==> flow/design.v <==
module datapath #(parameter P_WIDTH=32)(
	input [P_WIDTH-1:0] input_a,
	input [P_WIDTH-1:0] input_b,
	input clk,
	input rst,
	output [P_WIDTH-1:0] out
	);
wire [P_WIDTH-1:0] mult_result;
wire [P_WIDTH-1:0] adder_out;
reg [P_WIDTH-1:0] adder_out_reg;
assign mult_result = input_a * input_b;
assign adder_out  = adder_out_reg + mult_result;
assign out = adder_out_reg;
always @(posedge clk)
 if (rst ==1) 
	adder_out_reg <= adder_out;
 else
	adder_out_reg <= 0;
endmodule
module controller #(parameter P_ADDR_WIDTH=8, parameter P_COUNT=100)(
	input clk,
	input rst,
	output reg out_rst,
	output reg ce_0,
	output reg ce_1,
	output reg we_0,
	output reg we_1,
	input  [P_ADDR_WIDTH-1:0] cjob_offset,
	output [P_ADDR_WIDTH-1:0] address_0,
	output [P_ADDR_WIDTH-1:0] address_1,
	input fin_buf_empty,
	output reg fin_rd_en,
	input fout_buf_full,
	output reg fout_wr_en,
	output reg cjob_load_en,
	output reg cjob_out_en
);
parameter IDLE= 7'b0000001,JOB_LOAD= 7'b0000010,  PREP=7'b0000100, PROCESSING = 7'b0001000, WRITE_BACK=7'b0010000, WAIT_Q=7'b0100000, WRITE_Q=7'b1000000;
reg [6:0] curr_state;
reg [6:0] next_state;
reg [P_ADDR_WIDTH-1:0] counter;
reg [P_ADDR_WIDTH-1:0] offset;
always @(curr_state,fin_buf_empty,counter,fout_buf_full)
begin
	next_state=5'b00000;
	case (curr_state)	
		IDLE:
			if(!fin_buf_empty)
				next_state=IDLE;
			else
				next_state=JOB_LOAD;
		JOB_LOAD:
			next_state=PREP;
		PREP:
			next_state=PROCESSING;
		PROCESSING:
			if(counter<P_COUNT-1+offset)			
				next_state = PROCESSING;
			else
				next_state = WRITE_BACK;
		WRITE_BACK:
			next_state=WAIT_Q;
		WAIT_Q:
			if(!fout_buf_full)
				next_state=WAIT_Q;
			else
				next_state=WRITE_Q;
		WRITE_Q:
			next_state=IDLE;
		default:
			next_state=IDLE;
	endcase
end
always @(posedge clk)       
begin
	if(rst==1)
		curr_state <= IDLE;
	else
		curr_state <= next_state;
end
always @(posedge clk)       
begin
	case(curr_state)
		IDLE:	begin
			out_rst<=0;
			ce_0<=0;
			ce_1<=0;
			we_0<=0;
			we_1<=0;
			counter <= 0;
			fin_rd_en<=0;
			fout_wr_en<=0;
			cjob_load_en<=0;
			cjob_out_en<=0;
			offset<=0;
			end
		JOB_LOAD:
			begin
			fin_rd_en<=1;
			cjob_load_en<=1;
			end
		PREP:
			begin
			fin_rd_en<=0;
			ce_0<=1;
			ce_1<=1;
			we_0<=0;
			we_1<=0;
			cjob_load_en<=0;
			counter<=cjob_offset;
			offset<=cjob_offset;
			end
		PROCESSING:
			begin
			cjob_load_en<=0;
			out_rst<=1;
			counter<= counter+1;
			end
		WRITE_BACK:
			begin
			ce_1<=0;
			we_0<=1;
			counter<=counter+P_COUNT;
			end
		WAIT_Q:
			begin
			ce_0<=0;
			counter<=0;
			cjob_out_en<=1;
			end
		WRITE_Q:
			begin
			fout_wr_en<=1;
			cjob_out_en<=1;
			end
		default:
			begin
			end
	endcase
end
assign address_0 = counter<<2;
assign address_1 = (counter+P_COUNT)<<2;
endmodule
module cjob_register #(parameter P_ADDR_WIDTH=16)
(
	input clk,
	input rst,
	input load,
	input out_en,
	input [(3+2+16)-1:0] data_in,
	output reg [(3+2+16)-1:0] data_out
);
reg [(3+2+16)-1:0] current_job;
always @(posedge clk) begin
	if(rst) begin
		data_out = 0;
		current_job = 0;
	end
	else begin
		if (load) current_job = data_in;
		if(out_en) data_out = current_job;
    end
end
endmodule
module dot_product (
	input ap_clk,
	input ap_rst,
	output [16-1:0]  	memory_Addr_A,
	output 						memory_EN_A,
	output 						memory_WEN_A,
	output [32-1:0]	memory_Din_A,
	input  [32-1:0] 	memory_Dout_A,
	output [16-1:0]  	memory_Addr_B,
	output 						memory_EN_B,
	output 						memory_WEN_B,
	output [32-1:0]	memory_Din_B,
	input  [32-1:0] 	memory_Dout_B,
	input 						fifo_in_empty_n,
	input  [(3+2+16)-1:0]	fifo_in_dout,
	output 						fifo_in_read,
	input 						fifo_out_full_n,
	output 						fifo_out_write,
	output [(3+2+16)-1:0]	fifo_out_din
);
	wire 						internal_rst;
	wire 						cjob_load_en;
	wire 						cjob_out_en;
	wire [16-1:0] 		job_offset;
datapath #(32) dp(
	.input_a(memory_Dout_A), 
	.input_b(memory_Dout_B), 
	.clk(ap_clk), 
	.rst(internal_rst), 
	.out(memory_Din_A)
);
controller #(16, 100) ctrl(
	.clk(ap_clk),
	.rst(ap_rst),
	.out_rst(internal_rst),
	.ce_0(memory_EN_A),
	.ce_1(memory_EN_B),
	.we_0(memory_WEN_A),
	.we_1(memory_WEN_B),
	.cjob_offset(job_offset),
	.address_0(memory_Addr_A),
	.address_1(memory_Addr_B),
	.fin_buf_empty(fifo_in_empty_n),
	.fin_rd_en(fifo_in_read),
	.fout_buf_full(fifo_out_full_n),
	.fout_wr_en(fifo_out_write),
	.cjob_load_en(cjob_load_en),
	.cjob_out_en(cjob_out_en)
);
cjob_register cjob_reg(
	.clk(ap_clk),
	.rst(ap_rst),
	.load(cjob_load_en),
	.out_en(cjob_out_en),
	.data_in(fifo_in_dout),
	.data_out(fifo_out_din)
);
assign job_offset = fifo_in_dout[16-1:0];
assign memory_Din_B = 0;
endmodule
# Tool chain data of dot_product
# Each step is given for the RTL above and for the edited RTL.
# Lines under "before" count in the file above, lines under "after" in the edited file.
# "change": "after" minus "before" as printed here.
# Cell names lack the library's common part.
# Not given: -
[setup]
design = "dot_product"
clock_port = "ap_clk"
library = "sky130hd"
corner = "tt_025C_1v80"

# Diff
# Unified diff, file above to edited file.
# This change comes from a script, not from a designer. The edited design behaves differently; no optimisation was intended.
# begin of diff
@@ -178,9 +178,13 @@
 	input 						fifo_in_empty_n,
 	input  [(3+2+16)-1:0]	fifo_in_dout,
-	output 						fifo_in_read,
+	output 						fifo_in_read_pad,
 	input 						fifo_out_full_n,
 	output 						fifo_out_write,
 	output [(3+2+16)-1:0]	fifo_out_din
 );
+	wire fifo_in_read;
+	reg fifo_in_read_reg;
+	always @(posedge ap_clk) fifo_in_read_reg <= fifo_in_read;
+	assign fifo_in_read_pad = fifo_in_read_reg;
 	wire 						internal_rst;
 	wire 						cjob_load_en;
# end of diff

# Word level
# Yosys after proc, flatten, opt, wreduce and memory -nomap, before mapping. Memory bits, and registers merged into a memory's read port (data or address), are not among the register bits. Print and check cells are not counted.
[bits]
columns = ["element", "before", "after", "change"]
rows = [
  ["ff_bits", 121, 122, 1],
  ["in_bits", 89, 89, 0],
  ["out_inout_bits", 123, 123, 0],
  ["elab_cells", 57, 58, 1],
]
[op_classes]
columns = ["element", "before", "after", "change"]
rows = [
  ["addsub", 4, 4, 0],
  ["mul", 1, 1, 0],
  ["compare", 1, 1, 0],
  ["eq_ne", 7, 7, 0],
  ["muxes", 15, 15, 0],
  ["reduce_and_logical", 15, 15, 0],
]
# Unchanged operator kinds not shown: 25.

# Depth
# Yosys ltp: most cells in a row. Word level: on the elaborated netlist, between registers, memories and ports. Mapped: between sequential cells and ports; inverters and the memories' decode and read muxes count.
[depth]
columns = ["element", "before", "after", "change"]
rows = [
  ["depth_word", 4, 4, 0],
  ["abc_area", "0", "0", "-"],
  ["depth_mapped", 28, 28, 0],
]

# Mapped cells and area
# The flow's flattened synthesis, as Yosys stat reports it; memories are mapped. The netlist is that of the ABC_AREA named above (0 if unset); the other value can give another one.
[mapped]
columns = ["element", "before", "after", "change"]
rows = [
  ["stdcells", 2405, 2406, 1],
  ["area_um2", 22208.8, 22228.8, 20.0],
  ["sequential_area_um2", 2822.7, 2842.7, 20.0],
  ["ffs", 121, 122, 1],
  ["buffers", 167, 167, 0],
]
[by_type]
columns = ["cell", "before", "after", "change"]
rows = [
  ["dfxtp_1", 81, 82, 1],
]
# Unchanged cell types not shown: 59.
# The figures by module come from a second, unflattened synthesis with its own total; it is not the netlist above.
[hier_totals]
columns = ["element", "before", "after", "change"]
rows = [
  ["cells_unflattened", 2422, 2423, 1],
  ["hier_area_um2", 22575.4, 22595.4, 20.0],
]
# Each row is one instance without its submodules.
[modules_before]
columns = ["mod", "n_inst", "n_cells", "area_um2", "seq_area_um2"]
rows = [
  ["datapath #(P_WIDTH=32)", 1, 1931, 17685.7, 640.6],
  ["controller", 1, 319, 3185.6, 1341.3],
  ["cjob_register", 1, 139, 1460.2, 840.8],
  ["(name not given)", 1, 33, 244.0, 0.0],
]
[modules_after]
columns = ["mod", "n_inst", "n_cells", "area_um2", "seq_area_um2"]
rows = [
  ["datapath #(P_WIDTH=32)", 1, 1931, 17685.7, 640.6],
  ["controller", 1, 319, 3185.6, 1341.3],
  ["cjob_register", 1, 139, 1460.2, 840.8],
  ["(name not given)", 1, 34, 264.0, 20.0],
]

# Timing after synthesis
# Source: OpenSTA report_checks on the synthesized netlist (no wires, ideal clock, input and output delay 20% of the period each), path of least setup slack; recovery checks are left aside. Register names are those of the netlist, which keeps one name where synthesis merged equal registers.
[synth_path]
columns = ["element", "before", "after", "change"]
rows = [
  ["path_kind", "input -> register", "input -> register", "-"],
  ["from", "in memory_Dout_A[12]", "in memory_Dout_A[12]", "-"],
  ["to", "reg dp.adder_out_reg[29]", "reg dp.adder_out_reg[29]", "-"],
  ["tclk_ns", 8.0, 8.0, 0.0],
  ["setup_time_ns", 0.128, 0.128, 0.000],
  ["arrival_ns", 7.910, 7.910, 0.000],
  ["required_ns", 7.872, 7.872, 0.000],
  ["path_slack_ns", -0.037, -0.037, 0.000],
  ["path_delay_ns", 6.438, 6.438, 0.000],
  ["stages", 27, 27, 0],
  ["period_less_setup_slack_ns", 8.037, 8.037, 0.000],
]
# "path_delay_ns" = arrival - input delay + setup time.
# "stages" counts driving pins, that of a launching flip-flop among them; a cell with two outputs on the path counts twice.
# "period_less_setup_slack_ns" = period - worst setup slack (recovery checks aside). The figure is calculated, with input and output delays left at 20% of the set period.
# Between the ends stands the longest chain of elaborated cells between them, by number of cells; it is not shown to be the way that was timed. Of several equally long chains one is given.
# Each line given opens the expression or statement behind the cell; cells for indexed reads and writes are added by Yosys, which also makes memories of some case tables.
[synth_via_before]
cell_sequence = "clkbuf_1 > clkbuf_1 > nand2_1 > fa_1 > inv_1 > fa_1 > inv_1 > fa_1 > inv_1 > fa_1 > inv_1 > fa_1 > inv_1 > fa_1 > fa_1 > inv_1 > fa_1 > inv_1 > ha_1 > nand3_1 > or2_1 > a21oi_1 > o21ai_1 > a311oi_2 > o22ai_1 > xor2_1 > nor2_1"
elab_chain_len = 2
cells_between = 2
[synth_lines_before]
columns = ["element", "line", "source"]
rows = [
  ["start, declared", 172, "input [32-1:0] memory_Dout_A,"],
  ["32-bit by 32-bit multiplier with 32-bit output", 11, "assign mult_result = input_a * input_b;"],
  ["32-bit adder", 12, "assign adder_out  = adder_out_reg + mult_result;"],
  ["end, assigned", 16, "adder_out_reg <= adder_out;"],
  ["end, assigned", 18, "adder_out_reg <= 0;"],
  ["end, declared", 10, "reg [P_WIDTH-1:0] adder_out_reg;"],
]
[synth_via_after]
cell_sequence = "clkbuf_1 > clkbuf_1 > nand2_1 > fa_1 > inv_1 > fa_1 > inv_1 > fa_1 > inv_1 > fa_1 > inv_1 > fa_1 > inv_1 > fa_1 > fa_1 > inv_1 > fa_1 > inv_1 > ha_1 > nand3_1 > or2_1 > a21oi_1 > o21ai_1 > a311oi_2 > o22ai_1 > xor2_1 > nor2_1"
elab_chain_len = 2
cells_between = 2
[synth_lines_after]
columns = ["element", "line", "source"]
rows = [
  ["start, declared", 172, "input [32-1:0] memory_Dout_A,"],
  ["32-bit by 32-bit multiplier with 32-bit output", 11, "assign mult_result = input_a * input_b;"],
  ["32-bit adder", 12, "assign adder_out  = adder_out_reg + mult_result;"],
  ["end, assigned", 16, "adder_out_reg <= adder_out;"],
  ["end, assigned", 18, "adder_out_reg <= 0;"],
  ["end, declared", 10, "reg [P_WIDTH-1:0] adder_out_reg;"],
]

# Path in the finished layout
# Path of least setup slack in the final report of the runs of set A (OpenROAD, finished layout, wires in). Where an end is a register, its clock arrival counts in the times.
[layout_path]
columns = ["element", "before", "after", "change"]
rows = [
  ["path_kind", "input -> register", "input -> register", "-"],
  ["from", "in memory_Dout_B[8]", "in memory_Dout_B[2]", "-"],
  ["to", "reg dp.adder_out_reg[31]", "reg dp.adder_out_reg[30]", "-"],
  ["tclk_ns", 8.0, 8.0, 0.0],
  ["setup_time_ns", 0.14, 0.10, -0.04],
  ["arrival_ns", 8.11, 8.22, 0.11],
  ["required_ns", 8.28, 8.32, 0.04],
  ["path_slack_ns", 0.17, 0.11, -0.06],
  ["stages", 27, 25, -2],
]
# Between the ends stands the longest chain of elaborated cells between them, by number of cells; it is not shown to be the way that was timed. Of several equally long chains one is given.
[layout_via_before]
cell_sequence = "dlygate4sd2_1 > buf_6 > buf_8 > buf_4 > and2_4 > fa_1 > inv_1 > fa_1 > fa_2 > inv_1 > fa_1 > fa_1 > fa_1 > fa_1 > inv_2 > fa_1 > inv_2 > ha_4 > nand3_2 > or2_1 > a21oi_2 > o21ai_2 > a311oi_4 > buf_4 > o21ai_2 > xor2_1 > nor2_1"
elab_chain_len = 2
cells_between = 2
[layout_lines_before]
columns = ["element", "line", "source"]
rows = [
  ["start, declared", 177, "input [32-1:0] memory_Dout_B,"],
  ["32-bit by 32-bit multiplier with 32-bit output", 11, "assign mult_result = input_a * input_b;"],
  ["32-bit adder", 12, "assign adder_out  = adder_out_reg + mult_result;"],
  ["end, assigned", 16, "adder_out_reg <= adder_out;"],
  ["end, assigned", 18, "adder_out_reg <= 0;"],
  ["end, declared", 10, "reg [P_WIDTH-1:0] adder_out_reg;"],
]
[layout_via_after]
cell_sequence = "buf_6 > bufbuf_16 > and2_4 > fa_1 > inv_1 > fa_1 > inv_1 > fa_1 > inv_2 > fa_1 > inv_2 > fa_1 > fa_1 > fa_1 > inv_2 > fa_1 > inv_2 > ha_4 > a21o_1 > buf_4 > a21o_1 > a211oi_4 > a21oi_2 > o31ai_2 > mux2i_1"
elab_chain_len = 2
cells_between = 2
[layout_lines_after]
columns = ["element", "line", "source"]
rows = [
  ["start, declared", 177, "input [32-1:0] memory_Dout_B,"],
  ["32-bit by 32-bit multiplier with 32-bit output", 11, "assign mult_result = input_a * input_b;"],
  ["32-bit adder", 12, "assign adder_out  = adder_out_reg + mult_result;"],
  ["end, assigned", 16, "adder_out_reg <= adder_out;"],
  ["end, assigned", 18, "adder_out_reg <= 0;"],
  ["end, declared", 10, "reg [P_WIDTH-1:0] adder_out_reg;"],
]

# Layout results
# Both versions went through the flow (Yosys, OpenROAD) with the same settings in each pair. Constraints: input delay and output delay 20% of the set period each, output load 0.01 pF.
[flow_settings_set_A]
period_ns = 8.0
CAP_MARGIN = 20
CORE_MARGIN = 2
CORE_UTILIZATION = 40
SLEW_MARGIN = 20
[results_set_A]
columns = ["element", "before", "after", "change"]
rows = [
  ["yosys.chip_area_um2", 22208.8, 22228.8, 20.0],
  ["total_die_area_um2", 57422.5, 57472.9, 50.4],
  ["utilization_pct", 50.1, 50.1, 0.0],
  ["setup_ws_ns", 0.172, 0.105, -0.067],
  ["final_setup_tns_ns", 0.000, 0.000, 0.000],
  ["hold_worst_slack_ns", 0.475, 0.349, -0.126],
  ["achieved_period_ns", 7.828, 7.895, 0.067],
]
[flow_settings_set_B]
ABC_AREA = 0
CAP_MARGIN = 30
CORE_ASPECT_RATIO = 0.64
CORE_UTILIZATION = 70
GPL_TIMING_DRIVEN = 1
PLACE_DENSITY_LB_ADDON = 0.06
SLEW_MARGIN = 20
period_ns = 7.72
CORE_MARGIN = 2
[results_set_B]
columns = ["element", "before", "after", "change"]
rows = [
  ["yosys.chip_area_um2", 22208.8, 22228.8, 20.0],
  ["total_die_area_um2", 33203.1, 33232.5, 29.4],
  ["utilization_pct", 87.6, 87.5, -0.1],
  ["setup_ws_ns", -0.187, -0.281, -0.094],
  ["final_setup_tns_ns", -0.659, -1.156, -0.497],
  ["hold_worst_slack_ns", 0.493, 0.349, -0.144],
  ["achieved_period_ns", 7.907, 8.001, 0.094],
]
# "achieved_period_ns": clock period set for the run, less the worst setup slack. It is reckoned from that one timing run; input and output delays stay at 20% of the period that was set.
